==> flow/design.v <==
module ALU #(parameter w = 8) (
    clk, rst, CE, IN_valid, MODE, CMD, OPA, OPB, Cin,
    ERR, RES, OF, COUT, G, L, E);
    input clk;
    input rst;
    input CE;
    input [1:0] IN_valid;
    input MODE;
    input [3:0] CMD;
    input [w-1:0] OPA;
    input [w-1:0] OPB;
    input Cin;
    output reg ERR;
    output reg OF;
    output reg COUT;
    output reg G;
    output reg L;
    output reg E;
    output reg [2*w:0] RES;
reg [1:0] IN_valid_t;
reg [3:0] CMD_t;
reg MODE_t, Cin_t;
reg [w-1:0] OPA_t, OPB_t;
reg ERR_t, OF_t, COUT_t, G_t, L_t, E_t;
reg [2*w:0] RES_t, RES_m;
reg signed [w-1:0] sOPA, sOPB;
reg signed [2*w:0] sRES;
reg [$clog2(w)-1:0] shift_amount;
always @(posedge clk or posedge rst) begin  
    if(rst) begin
        OPA_t <= 0;
        OPB_t <= 0;
        Cin_t <= 0;
        IN_valid_t <= 0;
        MODE_t <= 0;
        CMD_t <= 0; end
     else if(CE) begin
        OPA_t <= OPA;
        OPB_t <= OPB;
        Cin_t <= Cin;
        IN_valid_t <= IN_valid;
        MODE_t <= MODE;
        CMD_t <= CMD; end   
end
always @(*) begin
    ERR_t = 0;    
    sOPA = 0;
    sOPB = 0;
    sRES = 0;
    shift_amount = 0;
    OF_t = 0;
    COUT_t = 0;
    G_t = 0;
    L_t = 0;
    E_t = 0;
    RES_t = 0;
    if(MODE_t) begin
        case(CMD_t)
            4'b0000: begin 
                        if(IN_valid_t == 2'b11) begin
                            RES_t = OPA_t + OPB_t;
                            COUT_t = RES_t[w]; end
                        else ERR_t = 1; end
            4'b0001: begin 
                        if(IN_valid_t == 2'b11) begin
                            RES_t = OPA_t - OPB_t;
                            OF_t = (OPA_t < OPB_t) ? 1 : 0; end
                        else ERR_t = 1; end
            4'b0010: begin 
                        if(IN_valid_t == 2'b11) begin
                            RES_t = OPA_t + OPB_t + Cin_t;
                            COUT_t = RES_t[w]; end
                        else ERR_t = 1; end
            4'b0011: begin 
                        if(IN_valid_t == 2'b11) begin
                            RES_t = OPA_t - OPB_t - Cin_t;
                            OF_t = (OPA_t < (OPB_t + Cin_t)); end
                        else ERR_t = 1; end
            4'b0100: begin 
                        if(IN_valid_t[0] == 1'b1) begin
                            RES_t = OPA_t + 1'b1;
                            COUT_t = RES_t[w]; end
                        else ERR_t = 1; end
            4'b0101: begin 
                        if(IN_valid_t[0] == 1'b1) begin
                            RES_t = OPA_t - 1'b1;
                            OF_t = RES_t[w]; end
                        else ERR_t = 1; end
            4'b0110: begin 
                        if(IN_valid_t[1] == 1'b1) begin
                            RES_t = OPB_t + 1'b1;
                            COUT_t = RES_t[w]; end
                        else ERR_t = 1; end
            4'b0111: begin 
                        if(IN_valid_t[1] == 1'b1) begin
                            RES_t = OPB_t - 1'b1;
                            OF_t = RES_t[w]; end
                        else ERR_t = 1; end
            4'b1000: begin 
                        if(IN_valid_t == 2'b11) begin
                            E_t = (OPA_t == OPB_t) ? 1 : 0;
                            L_t = (OPA_t < OPB_t) ? 1 : 0;
                            G_t = (OPA_t > OPB_t) ? 1 : 0; end
                        else ERR_t = 1; end
            4'b1001: begin 
                        if(IN_valid_t == 2'b11) begin
                            RES_t = (OPA_t + 1) * (OPB_t + 1); end
                        else ERR_t = 1; end
            4'b1010: begin 
                        if(IN_valid_t == 2'b11) begin
                            RES_t = (OPA_t << 1) * OPB_t; end
                        else ERR_t = 1; end
            4'b1011: begin
                        if(IN_valid_t == 2'b11) begin
                            sOPA = $signed(OPA_t);
                            sOPB = $signed(OPB_t);
                            sRES = sOPA + sOPB;
                            RES_t = sRES;
                            OF_t = ((sOPA[w-1] == sOPB[w-1]) && (sRES[w-1] != sOPA[w-1]));
                            E_t = (sOPA == sOPB) ? 1 : 0;
                            L_t = (sOPA < sOPB) ? 1 : 0;
                            G_t = (sOPA > sOPB) ? 1 : 0; end
                        else ERR_t = 1; end
            4'b1100: begin
                        if(IN_valid_t == 2'b11) begin
                            sOPA = $signed(OPA_t);
                            sOPB = $signed(OPB_t);
                            sRES = sOPA - sOPB;
                            RES_t = sRES;
                            OF_t = ((sOPA[w-1] != sOPB[w-1]) && (sRES[w-1] != sOPA[w-1]));
                            E_t = (sOPA == sOPB) ? 1 : 0;
                            L_t = (sOPA < sOPB) ? 1 : 0;
                            G_t = (sOPA > sOPB) ? 1 : 0; end
                        else ERR_t = 1; end
            default: begin
                        RES_t = 0;
                        COUT_t = 1'b0;
                        OF_t = 1'b0;
                        G_t = 1'b0;
                        E_t = 1'b0;
                        L_t = 1'b0;
                        ERR_t = 1'b1; end
             endcase
             end
    else begin 
        case(CMD_t)
          4'b0000: begin
                      if(IN_valid_t == 2'b11) begin
                          RES_t = OPA_t & OPB_t; end
                      else ERR_t = 1; end
          4'b0001: begin
                      if(IN_valid_t == 2'b11) begin
                          RES_t = ~(OPA_t & OPB_t);
                          RES_t[2*w-1 : 8] = 0; end
                      else ERR_t = 1; end
          4'b0010: begin
                      if(IN_valid_t == 2'b11) begin
                          RES_t = OPA_t | OPB_t; end
                      else ERR_t = 1; end
          4'b0011: begin
                      if(IN_valid_t == 2'b11) begin
                          RES_t = ~(OPA_t | OPB_t);
                          RES_t[2*w-1 : 8] = 0; end
                      else ERR_t = 1; end
          4'b0100: begin
                      if(IN_valid_t == 2'b11) begin
                          RES_t = OPA_t ^ OPB_t; end
                      else ERR_t = 1; end
          4'b0101: begin
                      if(IN_valid_t == 2'b11) begin
                          RES_t = ~(OPA_t ^ OPB_t);
                          RES_t[2*w-1 : 8] = 0; end
                      else ERR_t = 1; end
          4'b0110: begin
                      if(IN_valid_t[0] == 1'b1) begin
                          RES_t = ~OPA_t;
                          RES_t[2*w-1 : 8] = 0; end
                      else ERR_t = 1; end
          4'b0111: begin
                      if(IN_valid_t[1] == 1'b1) begin
                          RES_t = ~OPB_t;
                          RES_t[2*w-1 : 8] = 0; end
                      else ERR_t = 1; end
          4'b1000: begin
                      if(IN_valid_t[0] == 1'b1) begin
                          RES_t = OPA_t >> 1; end
                      else ERR_t = 1; end
          4'b1001: begin
                      if(IN_valid_t[0] == 1'b1) begin
                          RES_t = OPA_t << 1; end
                      else ERR_t = 1; end
          4'b1010: begin
                      if(IN_valid_t[1] == 1'b1) begin
                          RES_t = OPB_t >> 1; end
                      else ERR_t = 1; end
          4'b1011: begin
                      if(IN_valid_t[1] == 1'b1) begin
                          RES_t = OPB_t << 1; end
                      else ERR_t = 1; end
          4'b1100: begin 
                      if(IN_valid_t == 2'b11) begin
                          if( |(OPB_t[(w-1) : ($clog2(w)+1)]))
                               ERR_t = 1;
                          else begin
                               shift_amount = OPB_t[$clog2(w)-1:0];
                               RES_t = {1'b0, ((OPA_t << shift_amount) | OPA_t >> (w - shift_amount))}; end end
                      else  ERR_t = 1; end
          4'b1101: begin 
                      if(IN_valid_t == 2'b11) begin
                          if( |(OPB_t[(w-1) : ($clog2(w)+1)]))
                               ERR_t = 1;
                          else begin
                               shift_amount = OPB_t[$clog2(w)-1:0];
                               RES_t = {1'b0, ((OPA_t >> shift_amount) | OPA_t << (w - shift_amount))}; end end
                      else  ERR_t = 1; end
          default: begin
                        RES_t = 0;
                        ERR_t = 1'b1; end
             endcase
             end
end
always @(posedge clk or posedge rst) begin
    if (rst) begin
        RES  <= 0;
        COUT <= 0;
        OF   <= 0;
        G    <= 0;
        L    <= 0;
        E    <= 0;
        ERR  <= 0;
        RES_m <= 0;
    end 
    else if (CE) begin
        if ((CMD_t == 4'b1001 || CMD_t == 4'b1010) && MODE_t == 1) begin
            RES_m <= RES_t;
            RES <= RES_m;
        end
        else
            RES <= RES_t;
            COUT <= COUT_t;
            OF   <= OF_t;
            G    <= G_t;
            L    <= L_t;
            E    <= E_t;
            ERR  <= ERR_t;
  end
end
endmodule
-- Step by step through the tools: ALU
Tool output for the design above, in the order of the flow.
Lines are those of the file above, counted from 1.
Operators carry their Yosys type and port widths (W data, S select, Z words).
Cell names lack the library's common part.
A cell with -- has no value.
- top module: ALU
- clock port: clk
- cell library: sky130hd
- timing corner: tt_025C_1v80

-- After elaboration
Counts by Yosys on the flattened word-level netlist (proc, flatten, opt, wreduce; memories kept). Register bits leave out memories and registers merged into their read ports (data or address); mux counts leave out enables and synchronous resets folded into registers. Print and check cells are left out.
- noted $add $sub $neg: 14
- multipliers at 2
- noted $lt $le $gt $ge: 5
- equality and inequality tests: 20
- shift operators: 4
- noted multiplexer cells: 76
- bitwise logic cells: 10
- reduce/logical cells: 15
- operators with widths (operator ; count):
    $pmux W17 S14 ; 1
    $pmux W17 S12 ; 1
    $mux W17 ; 10
    $mul A9 B9 Y17 ; 1
    $mul A8 B8 Y16 ; 1
    $mux W8 ; 12
    $not A8 Y17 ; 5
    $mux W9 ; 5
    $mux W1 ; 37
    $add A8 B1 Y9 const B ; 4
    $shl A8 B32 Y8 ; 1
    $shr A8 B32 Y8 ; 1
    $eq A4 B4 Y1 const B ; 6
    $lt A8 B8 Y1 ; 3
    $or A8 B8 Y8 ; 3
    $sub A8 B1 Y9 const B ; 2
    $add A8 B8 Y9 ; 2
    $sub A8 B8 Y9 ; 2
    $sub A17 B1 Y17 ; 1
    $eq A4 B3 Y1 const B ; 4
    $gt A8 B8 Y1 ; 2
    $eq A8 B8 Y1 ; 2
    $mux W7 ; 2
    $add A9 B1 Y10 ; 1
    $mux W10 ; 1
    $reduce_or A9 Y1 ; 1
    $reduce_or A2 Y1 ; 4
    $eq A4 B2 Y1 const B ; 2
Not listed: further kinds 21, cells in them 29.
- bits in registers: 64
- bits of input ports: 27
- output and inout port bits: 23

-- Depth
Depth = most cells in a row (Yosys ltp): at word level without a register or memory, in the mapped netlist without a sequential cell, where the memories' decode and read muxes count.
- noted depth after elaboration: 8
- ABC_AREA: 1
- gate-level depth with buffers: 30

-- Mapped cells and area
Source: synth_stat.txt of the flow (Yosys; design flattened, memories mapped). It holds for the ABC_AREA given above (unset counts as 0); a run with the other value may have another netlist.
- cell count at 1870
- mapped area at 12294.3 um^2
- noted flip-flops: 64
- noted buffers: 72
- cells by type (type ; count ; total area (um^2)):
    nand2_1 ; 499 ; 1.87E+03
    fa_1 ; 87 ; 1741.67
    dfrtp_1 ; 64 ; 1.6E+03
    ha_1 ; 116 ; 1.45E+03
    inv_1 ; 293 ; 1.1E+03
    nand3_1 ; 128 ; 640.614
    o21ai_0 ; 109 ; 545.523
    nor2_1 ; 132 ; 495.475
    a21oi_1 ; 63 ; 315.302
    nand4_1 ; 37 ; 231.472
    buf_2 ; 25 ; 125.12
    xor2_1 ; 14 ; 122.618
    nand2_2 ; 19 ; 118.864
    o21ai_1 ; 22 ; 110.106
    inv_2 ; 28 ; 105.101
    o211ai_1 ; 14 ; 105.101
    o22ai_1 ; 15 ; 93.84
    clkbuf_1 ; 24 ; 90.086
Not listed: further types 45, cells in them 181.

-- Path before layout
OpenSTA on the mapped netlist: ideal clock, no wires. The path of least setup slack (recovery checks aside). Input and output delay are each 20% of the period. Register names are those of the netlist, which keeps one name where synthesis merged equal registers.
- kind: register to register
- start point: register OPB_t[0]
- end point: register RES_m[13]
- clock period: 6.0 ns
- time at the first pin: 0.000 ns
- noted arrival: 5.117 ns
- path slack: 0.763 ns
- delay of the path: 5.237 ns
- noted stages: 28
- noted synthesis period reached: 5.237 ns
"delay of the path" = arrival - input delay + setup time.
"stages" counts driving pins, that of a launching flip-flop among them; a cell with two outputs on the path counts twice.
"synthesis period reached" is the clock period less the worst setup slack; recovery checks do not enter. This is arithmetic on one report: input and output delays are still those of the set period (20% each).
Between the ends stands the longest chain of elaborated cells between them, by number of cells; it is not shown to be the way that was timed. Of several equally long chains one is given.
Each line given opens the expression or statement behind the cell; cells for indexed reads and writes are added by Yosys, which also makes memories of some case tables.
- cell sequence: dfrtp_1 -> buf_4 -> inv_4 -> clkbuf_1 -> ha_1 -> clkbuf_2 -> clkbuf_1 -> nand2_1 -> fa_1 -> inv_1 -> fa_1 -> inv_1 -> fa_1 -> fa_1 -> inv_1 -> ha_1 -> nand2_1 -> nor2_1 -> nand2_1 -> nand2_1 -> a21oi_1 -> or2_2 -> nand3_1 -> nand2_1 -> nand2_1 -> nand4_1 -> o21ai_0 -> inv_1
- cells in the longest elaborated chain at 5
- elaborated cells on any way between the ends: 17
- those cells by class: add/sub (6); mul (2); mux (9)
- RTL lines, path after synthesis (what ; line ; RTL):
    from (decl) ; 23 ; reg [w-1:0] OPA_t, OPB_t;
    from (assign) ; 32 ; OPB_t <= 0;
    from (assign) ; 39 ; OPB_t <= OPB;
    $add A8 B1 Y9 ; 107 ; RES_t = (OPA_t + 1) * (OPB_t + 1); end
    $mul A9 B9 Y17 ; 107 ;
    $mux W17 ; 106 ; if(IN_valid_t == 2'b11) begin
    $pmux W17 S12 ; 58 ; case(CMD_t)
    $mux W17 ; 57 ; if(MODE_t) begin
    to (assign) ; 231 ; RES_m <= 0;
    to (assign) ; 235 ; RES_m <= RES_t;
    to (decl) ; 25 ; reg [2*w:0] RES_t, RES_m;

-- Timing after layout
From the final timing report of flow run A: the path of least setup slack in the routed layout; clock arrival at registers is part of the times.
- kind: register to register
- start point: register OPB_t[0]
- end point: register RES[11]
- clock period: 7.44 ns
- time at the first pin: 0.35 ns
- noted arrival: 6.34 ns
- path slack: 1.30 ns
- noted stages: 25
Between the ends stands the longest chain of elaborated cells between them, by number of cells; it is not shown to be the way that was timed. Of several equally long chains one is given.
At most two assigning lines are given for a register; there are more.
- cell sequence: dfrtp_1 -> ha_1 -> nand3_4 -> nor2_4 -> xor2_2 -> inv_1 -> nand2_1 -> fa_1 -> fa_1 -> inv_1 -> fa_1 -> inv_1 -> fa_1 -> inv_1 -> ha_1 -> a21oi_1 -> nor2_1 -> nor2_1 -> nand3_1 -> nand3_1 -> nand2_1 -> o21ai_1 -> nand2_1 -> nand2_1 -> a31oi_1
- cells in the longest elaborated chain at 6
- elaborated cells on any way between the ends: 18
- those cells by class: add/sub (6); mul (2); mux (10)
- RTL lines, path post-layout (what ; line ; RTL):
    from (decl) ; 23 ; reg [w-1:0] OPA_t, OPB_t;
    from (assign) ; 32 ; OPB_t <= 0;
    from (assign) ; 39 ; OPB_t <= OPB;
    $add A8 B1 Y9 ; 107 ; RES_t = (OPA_t + 1) * (OPB_t + 1); end
    $mul A9 B9 Y17 ; 107 ;
    $mux W17 ; 106 ; if(IN_valid_t == 2'b11) begin
    $pmux W17 S12 ; 58 ; case(CMD_t)
    $mux W17 ; 57 ; if(MODE_t) begin
    $mux W17 ; 234 ; if ((CMD_t == 4'b1001 || CMD_t == 4'b1010) && MODE_t == 1) begin
    to (assign) ; 236 ; RES <= RES_m;
    to (assign) ; 239 ; RES <= RES_t;
    to (decl) ; 19 ; output reg [2*w:0] RES;

Below are 3 stored runs of the flow (Yosys, OpenROAD; platform sky130hd) on ALU, each with its settings and what was measured, unordered. Constraints: input delay and output delay 20% of the set period each, output load 0.01 pF.
"clock period reached" = clock period - worst setup slack. The figure is calculated, with input and output delays left at 20% of the set period.
"critical path time" is the time allowed to the run's worst setup path (the clock period less input and output delay, where it has them) less its slack. Clock arrival times count: a late capture clock shortens it, a late launch clock lengthens it.
"power": no workload was simulated; the value follows from the tool's default switching activity.

Flow run A
Settings were ABC_AREA = 1; CAP_MARGIN = 25; CELL_PAD_IN_SITES_DETAIL_PLACEMENT = 1; CORE_UTILIZATION = 35; CTS_CLUSTER_SIZE = 76; GPL_TIMING_DRIVEN = 1; PLACE_DENSITY_LB_ADDON = 0.01; SETUP_SLACK_MARGIN = 0.4; period_ns = 7.44; CORE_MARGIN = 2; SLEW_MARGIN = 20
- std-cell area (final layout) at 13536.7 um^2
- worst setup slack after layout: 1.300 ns
- utilization: 0.392
- total die area: 36641.6 um^2
- noted the setup TNS: 0.000 ns
- power: 2.915 mW
- synthesized cell area at 12294.3 um^2
- smallest hold slack: 0.484 ns
- clock period reached at 6.140 ns
- critical path time: 6.14 ns
- worst setup path kind: register to register

Flow run B
Settings were SETUP_SLACK_MARGIN = -0.11; period_ns = 5.79; CAP_MARGIN = 20; CORE_MARGIN = 2; CORE_UTILIZATION = 40; SLEW_MARGIN = 20
- std-cell area (final layout) at 13506.7 um^2
- worst setup slack after layout: 0.119 ns
- utilization: 0.469
- total die area: 30737.1 um^2
- noted the setup TNS: 0.000 ns
- power: 4.169 mW
- synthesized cell area at 11740.0 um^2
- smallest hold slack: 0.474 ns
- clock period reached at 5.671 ns
- critical path time: 5.67 ns
- worst setup path kind: register to register

Flow run C
Settings were ABC_AREA = 1; CAP_MARGIN = 20; CELL_PAD_IN_SITES_DETAIL_PLACEMENT = 1; CORE_UTILIZATION = 40; CTS_CLUSTER_DIAMETER = 278; CTS_CLUSTER_SIZE = 76; GPL_TIMING_DRIVEN = 0; MIN_ROUTING_LAYER = met2; SETUP_SLACK_MARGIN = 0.4; TNS_END_PERCENT = 70; period_ns = 7.44; CORE_MARGIN = 2; SLEW_MARGIN = 20
- std-cell area (final layout) at 13670.6 um^2
- worst setup slack after layout: 0.543 ns
- utilization: 0.449
- total die area: 32153.9 um^2
- noted the setup TNS: 0.000 ns
- power: 3.108 mW
- synthesized cell area at 12294.3 um^2
- smallest hold slack: 0.485 ns
- clock period reached at 6.897 ns
- critical path time: 6.90 ns
- worst setup path kind: register to register
